==> flow/design.v <==
module mux32
  (
   input [4:0] sel_i,
   input [31:0] data_i,
   output data_o
   );
   genvar i;
   wire [1:0] data_mux16_w;
   wire       data_mux32_w;
   assign data_mux32_w = (sel_i[4]) ? data_mux16_w[1] : data_mux16_w[0];
   assign data_o = data_mux32_w;
generate
   for(i=0;i<2;i=i+1)
     begin : mux16
	mux16 mux16
	 (
	  .sel_i(sel_i[3:0]),
	  .data_i(data_i[(i*16+15)-:16]),
	  .data_o(data_mux16_w[i])
	  );
     end 
endgenerate  
endmodule
module mux16
  (
   input [3:0] 	sel_i,
   input [15:0] data_i,
   output 	data_o
   );
   genvar 	i;
   wire [3:0] 	data_mux4_w;
   wire [1:0] 	data_mux8_w;
   wire 	data_mux16_w;
   assign data_mux8_w[0] = (sel_i[2]) ? data_mux4_w[1] : data_mux4_w[0];
   assign data_mux8_w[1] = (sel_i[2]) ? data_mux4_w[3] : data_mux4_w[2];
   assign data_mux16_w = (sel_i[3]) ? data_mux8_w[1] : data_mux8_w[0];
generate
   for(i=0;i<4;i=i+1)
     begin : mux4
	mux4 mux4
	 (
	  .sel_i(sel_i[1:0]),
	  .data_i(data_i[(i*4+3)-:4]),
	  .data_o(data_mux4_w[i])
	  );
     end 
endgenerate
   assign data_o = data_mux16_w;
endmodule
module mux4
  (
   input [1:0] sel_i,
   input [3:0] data_i,
   output data_o
   );
   reg 	  data_v;
   always @(*)
     case(sel_i)
       2'b00 : data_v = data_i[0];
       2'b01 : data_v = data_i[1];
       2'b10 : data_v = data_i[2];
       2'b11 : data_v = data_i[3];
     endcase
   assign data_o = data_v;
endmodule
module registers_32x32
  (
   input       clk_i,
   input       reset_ni,
   input       write_enable_i,
   input [4:0] register_addr_a_i,
   input [4:0] register_addr_b_i,
   input [4:0] register_write_i,
   input [31:0] write_data_i,
   output [31:0] read_data_a_o,
   output [31:0] read_data_b_o
   );
   integer 	 i;
   wire [4:0] 	 enable_data_w;
   reg 		 enable_register_v [1:31];
   reg [31:0] 	 register [1:31];
   assign enable_data_w = register_write_i & {5{write_enable_i}};
   always @(*)
     begin
	for(i=1;i<32;i=i+1)
	  begin
	     enable_register_v[i] = 1'b0;
	  end
	for(i=1;i<32;i=i+1)
	  begin
	     if (enable_data_w == i) enable_register_v[i] = 1'b1;
	  end 
     end 
   always @(posedge clk_i or negedge reset_ni)
     begin
	if (!reset_ni)
	  for(i=1;i<32;i=i+1)
	    begin
	       register[i] <= 32'b0;
	    end
	else
	  for(i=1;i<32;i=i+1)
	    begin
	       if (enable_register_v[i])
		 begin
		    register[i] <= write_data_i;
		 end
	    end 
     end 
   wire [31:0] decoded_read_a_data_w;
   wire [31:0] decoded_read_b_data_w;
   genvar      j;
generate
   for(j=0;j<32;j=j+1)
     begin : multiplexer
	mux32 mux32_a
	 (
	  .sel_i(register_addr_a_i),
	  .data_i({register[31][j],
		   register[30][j],
		   register[29][j],
		   register[28][j],
		   register[27][j],
		   register[26][j],
		   register[25][j],
		   register[24][j],
		   register[23][j],
		   register[22][j],
		   register[21][j],
		   register[20][j],
		   register[19][j],
		   register[18][j],
		   register[17][j],
		   register[16][j],
		   register[15][j],
		   register[14][j],
		   register[13][j],
		   register[12][j],
		   register[11][j],
		   register[10][j],
		   register[9][j],
		   register[8][j],
		   register[7][j],
		   register[6][j],
		   register[5][j],
		   register[4][j],
		   register[3][j],
		   register[2][j],
		   register[1][j],
		   1'b0}),
	  .data_o(decoded_read_a_data_w[j])
	  );
	mux32 mux32_b
	 (
	  .sel_i(register_addr_b_i),
	  .data_i({register[31][j],
		   register[30][j],
		   register[29][j],
		   register[28][j],
		   register[27][j],
		   register[26][j],
		   register[25][j],
		   register[24][j],
		   register[23][j],
		   register[22][j],
		   register[21][j],
		   register[20][j],
		   register[19][j],
		   register[18][j],
		   register[17][j],
		   register[16][j],
		   register[15][j],
		   register[14][j],
		   register[13][j],
		   register[12][j],
		   register[11][j],
		   register[10][j],
		   register[9][j],
		   register[8][j],
		   register[7][j],
		   register[6][j],
		   register[5][j],
		   register[4][j],
		   register[3][j],
		   register[2][j],
		   register[1][j],
		   1'b0}),
	  .data_o(decoded_read_b_data_w[j])
	  );
     end 
endgenerate 
   assign read_data_a_o = decoded_read_a_data_w;
   assign read_data_b_o = decoded_read_b_data_w;
endmodule 
# From RTL to reports: registers_32x32
# Each step is given for the RTL above and for the edited RTL.
# Lines under "orig" count in the file above, lines under "edited" in the edited file.
# "change" is "edited" less "orig", of the values as shown.
# Cell names lack the library's common part.
# Not given: --
# inputs
design	registers_32x32
clock	clk_i
cell_library	sky130hd
lib_corner	tt_025C_1v80

# Diff
# The edit as a unified diff against the file above.
# The edit is scripted, without regard to the design's behaviour, which it may alter; it was not made to optimise anything.
# begin of diff
@@ -73,5 +73,5 @@
    input [4:0] register_write_i,
    input [31:0] write_data_i,
-   output [31:0] read_data_a_o,
+   output [15:0] read_data_a_o,
    output [31:0] read_data_b_o
    );
# end of diff

# Elaborated design
# Source: Yosys, flattened and elaborated. Widths are those after wreduce; folded enables and synchronous resets count as part of the registers. Registers that Yosys merges into a memory's read port (data or address) are not register bits. Print and check cells do not count. Equal cells are merged and count once.
# classes
element	orig	edited	change
addsub	0	0	0
multipliers	0	0	0
div_mod_pow	0	0	0
compare	0	0	0
equal	37	37	0
n_shift	0	0	0
mux	991	751	-240
bitwise	1	1	0
reduce_logical	2	2	0
# op_table
op	orig	edited	change
case mux 1 bit (select 4 bit)	512	384	-128
2-to-1 mux 1 bit	479	367	-112
== test 5 bit with constant B	16	16	0
== test 5 x 4 -> 1 bit with constant B	8	8	0
== test 2 bit with constant B	4	4	0
== test 5 x 3 -> 1 bit with constant B	4	4	0
== test 2 x 1 -> 1 bit with constant B	2	2	0
== test 5 x 2 -> 1 bit with constant B	2	2	0
zero test 2 bit	2	2	0
AND 5 bit	1	1	0
== test 5 x 1 -> 1 bit with constant B	1	1	0
# bits
element	orig	edited	change
regBits	992	992	0
latchBits	0	0	0
mem_bits_rw	0	0	0
romBits	0	0	0
clocked_rd_ports_x_width	0	0	0
memories	0	0	0
output_inout_bits	64	48	-16

# Depth
# Longest topological path by Yosys (ltp), each cell counted once; first at word level (registers and memories cut), then after technology mapping (sequential cells cut; the memories' decode and read muxes count).
# logic_depth
element	orig	edited	change
ltp_word	5	5	0
ABC_AREA	0	0	--
ltp_mapped	10	10	0
depth_no_buf	4	4	0

# After synthesis
# The flow's flattened synthesis, as Yosys stat reports it; memories are mapped. The netlist is that of the ABC_AREA named above (0 if unset); the other value can give another one.
# by_type
cell_type	orig	edited	change
mux2_2	1395	1209	-186
mux2i_1	158	252	94
o22ai_1	127	47	-80
o21ai_0	65	1	-64
a211oi_1	62	0	-62
nor2b_1	65	5	-60
clkbuf_1	216	167	-49
o211a_1	63	16	-47
buf_4	120	80	-40
o221ai_1	95	63	-32
nor2_1	39	8	-31
mux2_1	47	25	-22
o211ai_1	65	48	-17
nor4_2	17	0	-17
mux4_2	161	145	-16
buf_1	2	18	16
a211o_1	0	16	16
and3_1	2	17	15
# Not every row of either side is listed.
# synth_totals
element	orig	edited	change
cell_count	4209	3651	-558
mapped_area_um2	55932.4	51376.8	-4555.6
seqArea_um2	24823.8	24823.8	0.0
ffs	992	992	0
buf_cells	518	434	-84
# The figures by module come from a second, unflattened synthesis with its own total; it is not the netlist above.
# hier_totals
element	orig	edited	change
cells_unflattened	2928	2752	-176
area_unflattened_um2	52469.1	48685.4	-3783.7
# Each row is one instance without its submodules.
# modules_orig
module	instances	cells	mod_area_um2	seq_area_um2
registers_32x32	1	2224	37094.3	24823.8
mux4	512	1	22.5	0.0
mux16	128	1	22.5	0.0
mux32	64	1	15.0	0.0
# modules_edited
module	instances	cells	mod_area_um2	seq_area_um2
registers_32x32	1	2224	37154.4	24823.8
mux4	384	1	22.5	0.0
mux16	96	1	22.5	0.0
mux32	48	1	15.0	0.0

# Timing after synthesis
# Source: OpenSTA report_checks on the synthesized netlist (no wires, ideal clock, input and output delay 20% of the period each), path of least setup slack; recovery checks are left aside. Register names are those of the netlist, which keeps one name where synthesis merged equal registers.
# synth_path
element	orig	edited	change
path_type	input to output	input to output	--
startpoint	input register_addr_a_i[0]	input register_addr_b_i[2]	--
endpoint	output read_data_a_o[22]	output read_data_b_o[16]	--
tclk_ps	6000	6000	0
in_delay_ps	1200	1200	0
launch_ps	1200	1200	0
t_arrival_ps	2707	2692	-15
required_time_ps	4800	4800	0
slack_ps	2093	2108	15
path_delay_ps	1507	1492	-15
path_stages	9	8	-1
n_path_buf	5	4	-1
synth_period_reached_ps	3907	3892	-15
# "path_delay_ps" is the arrival time less input delay plus setup time.
# At an output port there is no setup time.
# "path_stages" counts driving pins, that of a launching flip-flop among them; a cell with two outputs on the path counts twice.
# "synth_period_reached_ps" is the clock period less the worst setup slack; recovery checks do not enter. This is arithmetic on one report: input and output delays are still those of the set period (20% each).
# The rows between start and end are the longest chain of elaborated cells between them; the timing report does not say that the signal goes this way. Where chains are equally long, one stands for them.
# A line is the first line of the expression or statement that the cell stems from. Yosys adds cells for indexed reads and writes and turns some case tables into memories.
# synth_via_orig
cell_sequence	buf_2 buf_6 buf_4 buf_2 mux2_2 o211ai_1 o21ai_0 o211a_1 buf_4
elab_chain_len	5
cells_between	19
# synth_rtl_orig
element	line_no	text
start: declaration	71	input [4:0] register_addr_a_i,
== test 2 bit	58	case(sel_i)
case mux 1 bit (select 4 bit)	58
2-to-1 mux 1 bit	34	assign data_mux8_w[0] = (sel_i[2]) ? data_mux4_w[1] : data_mux4_w[0];
2-to-1 mux 1 bit	36	assign data_mux16_w = (sel_i[3]) ? data_mux8_w[1] : data_mux8_w[0];
2-to-1 mux 1 bit	10	assign data_mux32_w = (sel_i[4]) ? data_mux16_w[1] : data_mux16_w[0];
end: declaration	75	output [31:0] read_data_a_o,
# Nets of the timed path that keep an RTL name, with a line that drives or declares them; the list need not be complete.
# synth_named_nets_orig
signal	line_no
multiplexer[22].mux32_a.data_o	10
# synth_via_edited
cell_sequence	buf_2 buf_6 buf_4 mux4_2 a21boi_0 o211a_1 nor4_1 buf_4
elab_chain_len	3
cells_between	7
# synth_rtl_edited
element	line_no	text
start: declaration	72	input [4:0] register_addr_b_i,
2-to-1 mux 1 bit	34	assign data_mux8_w[0] = (sel_i[2]) ? data_mux4_w[1] : data_mux4_w[0];
2-to-1 mux 1 bit	36	assign data_mux16_w = (sel_i[3]) ? data_mux8_w[1] : data_mux8_w[0];
2-to-1 mux 1 bit	10	assign data_mux32_w = (sel_i[4]) ? data_mux16_w[1] : data_mux16_w[0];
end: declaration	76	output [31:0] read_data_b_o
# synth_named_nets_edited
signal	line_no
multiplexer[16].mux32_b.data_o	10

# Worst path after layout
# From the final timing report of the runs of pair A: the path of least setup slack in the routed layout; clock arrival at registers is part of the times.
# The report prints the path's times to 10 ps; the period is as set.
# layout_path
element	orig	edited	change
path_type	input to output	input to output	--
startpoint	input register_addr_b_i[4]	input register_addr_b_i[3]	--
endpoint	output read_data_b_o[5]	output read_data_b_o[6]	--
tclk_ps	5740	5740	0
in_delay_ps	1150	1150	0
launch_ps	1150	1150	0
t_arrival_ps	4420	4300	-120
required_time_ps	4590	4590	0
slack_ps	170	290	120
path_stages	7	5	-2
n_path_buf	3	2	-1
# The rows between start and end are the longest chain of elaborated cells between them; the timing report does not say that the signal goes this way. Where chains are equally long, one stands for them.
# layout_via_orig
cell_sequence	clkdlybuf4s50_1 and4b_2 buf_4 a22oi_1 o221ai_1 nor4_1 clkdlybuf4s50_1
elab_chain_len	1
cells_between	1
# layout_rtl_orig
element	line_no	text
start: declaration	72	input [4:0] register_addr_b_i,
2-to-1 mux 1 bit	10	assign data_mux32_w = (sel_i[4]) ? data_mux16_w[1] : data_mux16_w[0];
end: declaration	76	output [31:0] read_data_b_o
# layout_via_edited
cell_sequence	clkdlybuf4s50_1 and4b_2 a221o_1 nor4_1 clkdlybuf4s50_1
elab_chain_len	2
cells_between	3
# layout_rtl_edited
element	line_no	text
start: declaration	72	input [4:0] register_addr_b_i,
2-to-1 mux 1 bit	36	assign data_mux16_w = (sel_i[3]) ? data_mux8_w[1] : data_mux8_w[0];
2-to-1 mux 1 bit	10	assign data_mux32_w = (sel_i[4]) ? data_mux16_w[1] : data_mux16_w[0];
end: declaration	76	output [31:0] read_data_b_o

# Flow runs
# Both versions went through the flow (Yosys, OpenROAD) with the same settings in each pair. Constraints: input delay and output delay 20% of the set period each, output load 0.01 pF.
# settings_pair_A
CORE_UTILIZATION	40
period_ns	5.74
CAP_MARGIN	20
CORE_MARGIN	2
SLEW_MARGIN	20
# measured_pair_A
element	orig	edited	change
yosys_chip_area_um2	55932.4	51376.8	-4555.6
design.die.area_um2	142839.0	131323.0	-11516.0
layout_stdcell_area_um2	62251.0	57468.9	-4782.1
finish.utilization_frac	0.447	0.451	0.004
worstSetupSlack_ps	173	288	115
tns_setup_ps	0	0	0
worst_hold_slack_ps	495	482	-13
fin_power_uw	20409	19635	-774
achieved_clock_period_ps	5567	5452	-115
# settings_pair_B
CAP_MARGIN	25
CORE_UTILIZATION	70
CTS_CLUSTER_SIZE	12
MIN_ROUTING_LAYER	met1
PLACE_DENSITY	0.67
period_ns	7.19
CORE_MARGIN	2
SLEW_MARGIN	20
# measured_pair_B
element	orig	edited	change
yosys_chip_area_um2	55932.4	51376.8	-4555.6
design.die.area_um2	82179.7	75578.3	-6601.4
layout_stdcell_area_um2	60486.8	55918.6	-4568.2
finish.utilization_frac	0.766	0.768	0.002
worstSetupSlack_ps	898	913	15
tns_setup_ps	0	0	0
worst_hold_slack_ps	500	485	-15
fin_power_uw	15724	15036	-688
achieved_clock_period_ps	6292	6277	-15
# "achieved_clock_period_ps" = clock period - worst setup slack. The figure is calculated, with input and output delays left at 20% of the set period.
# "fin_power_uw" is the tool's figure for a default switching activity; nothing was simulated.
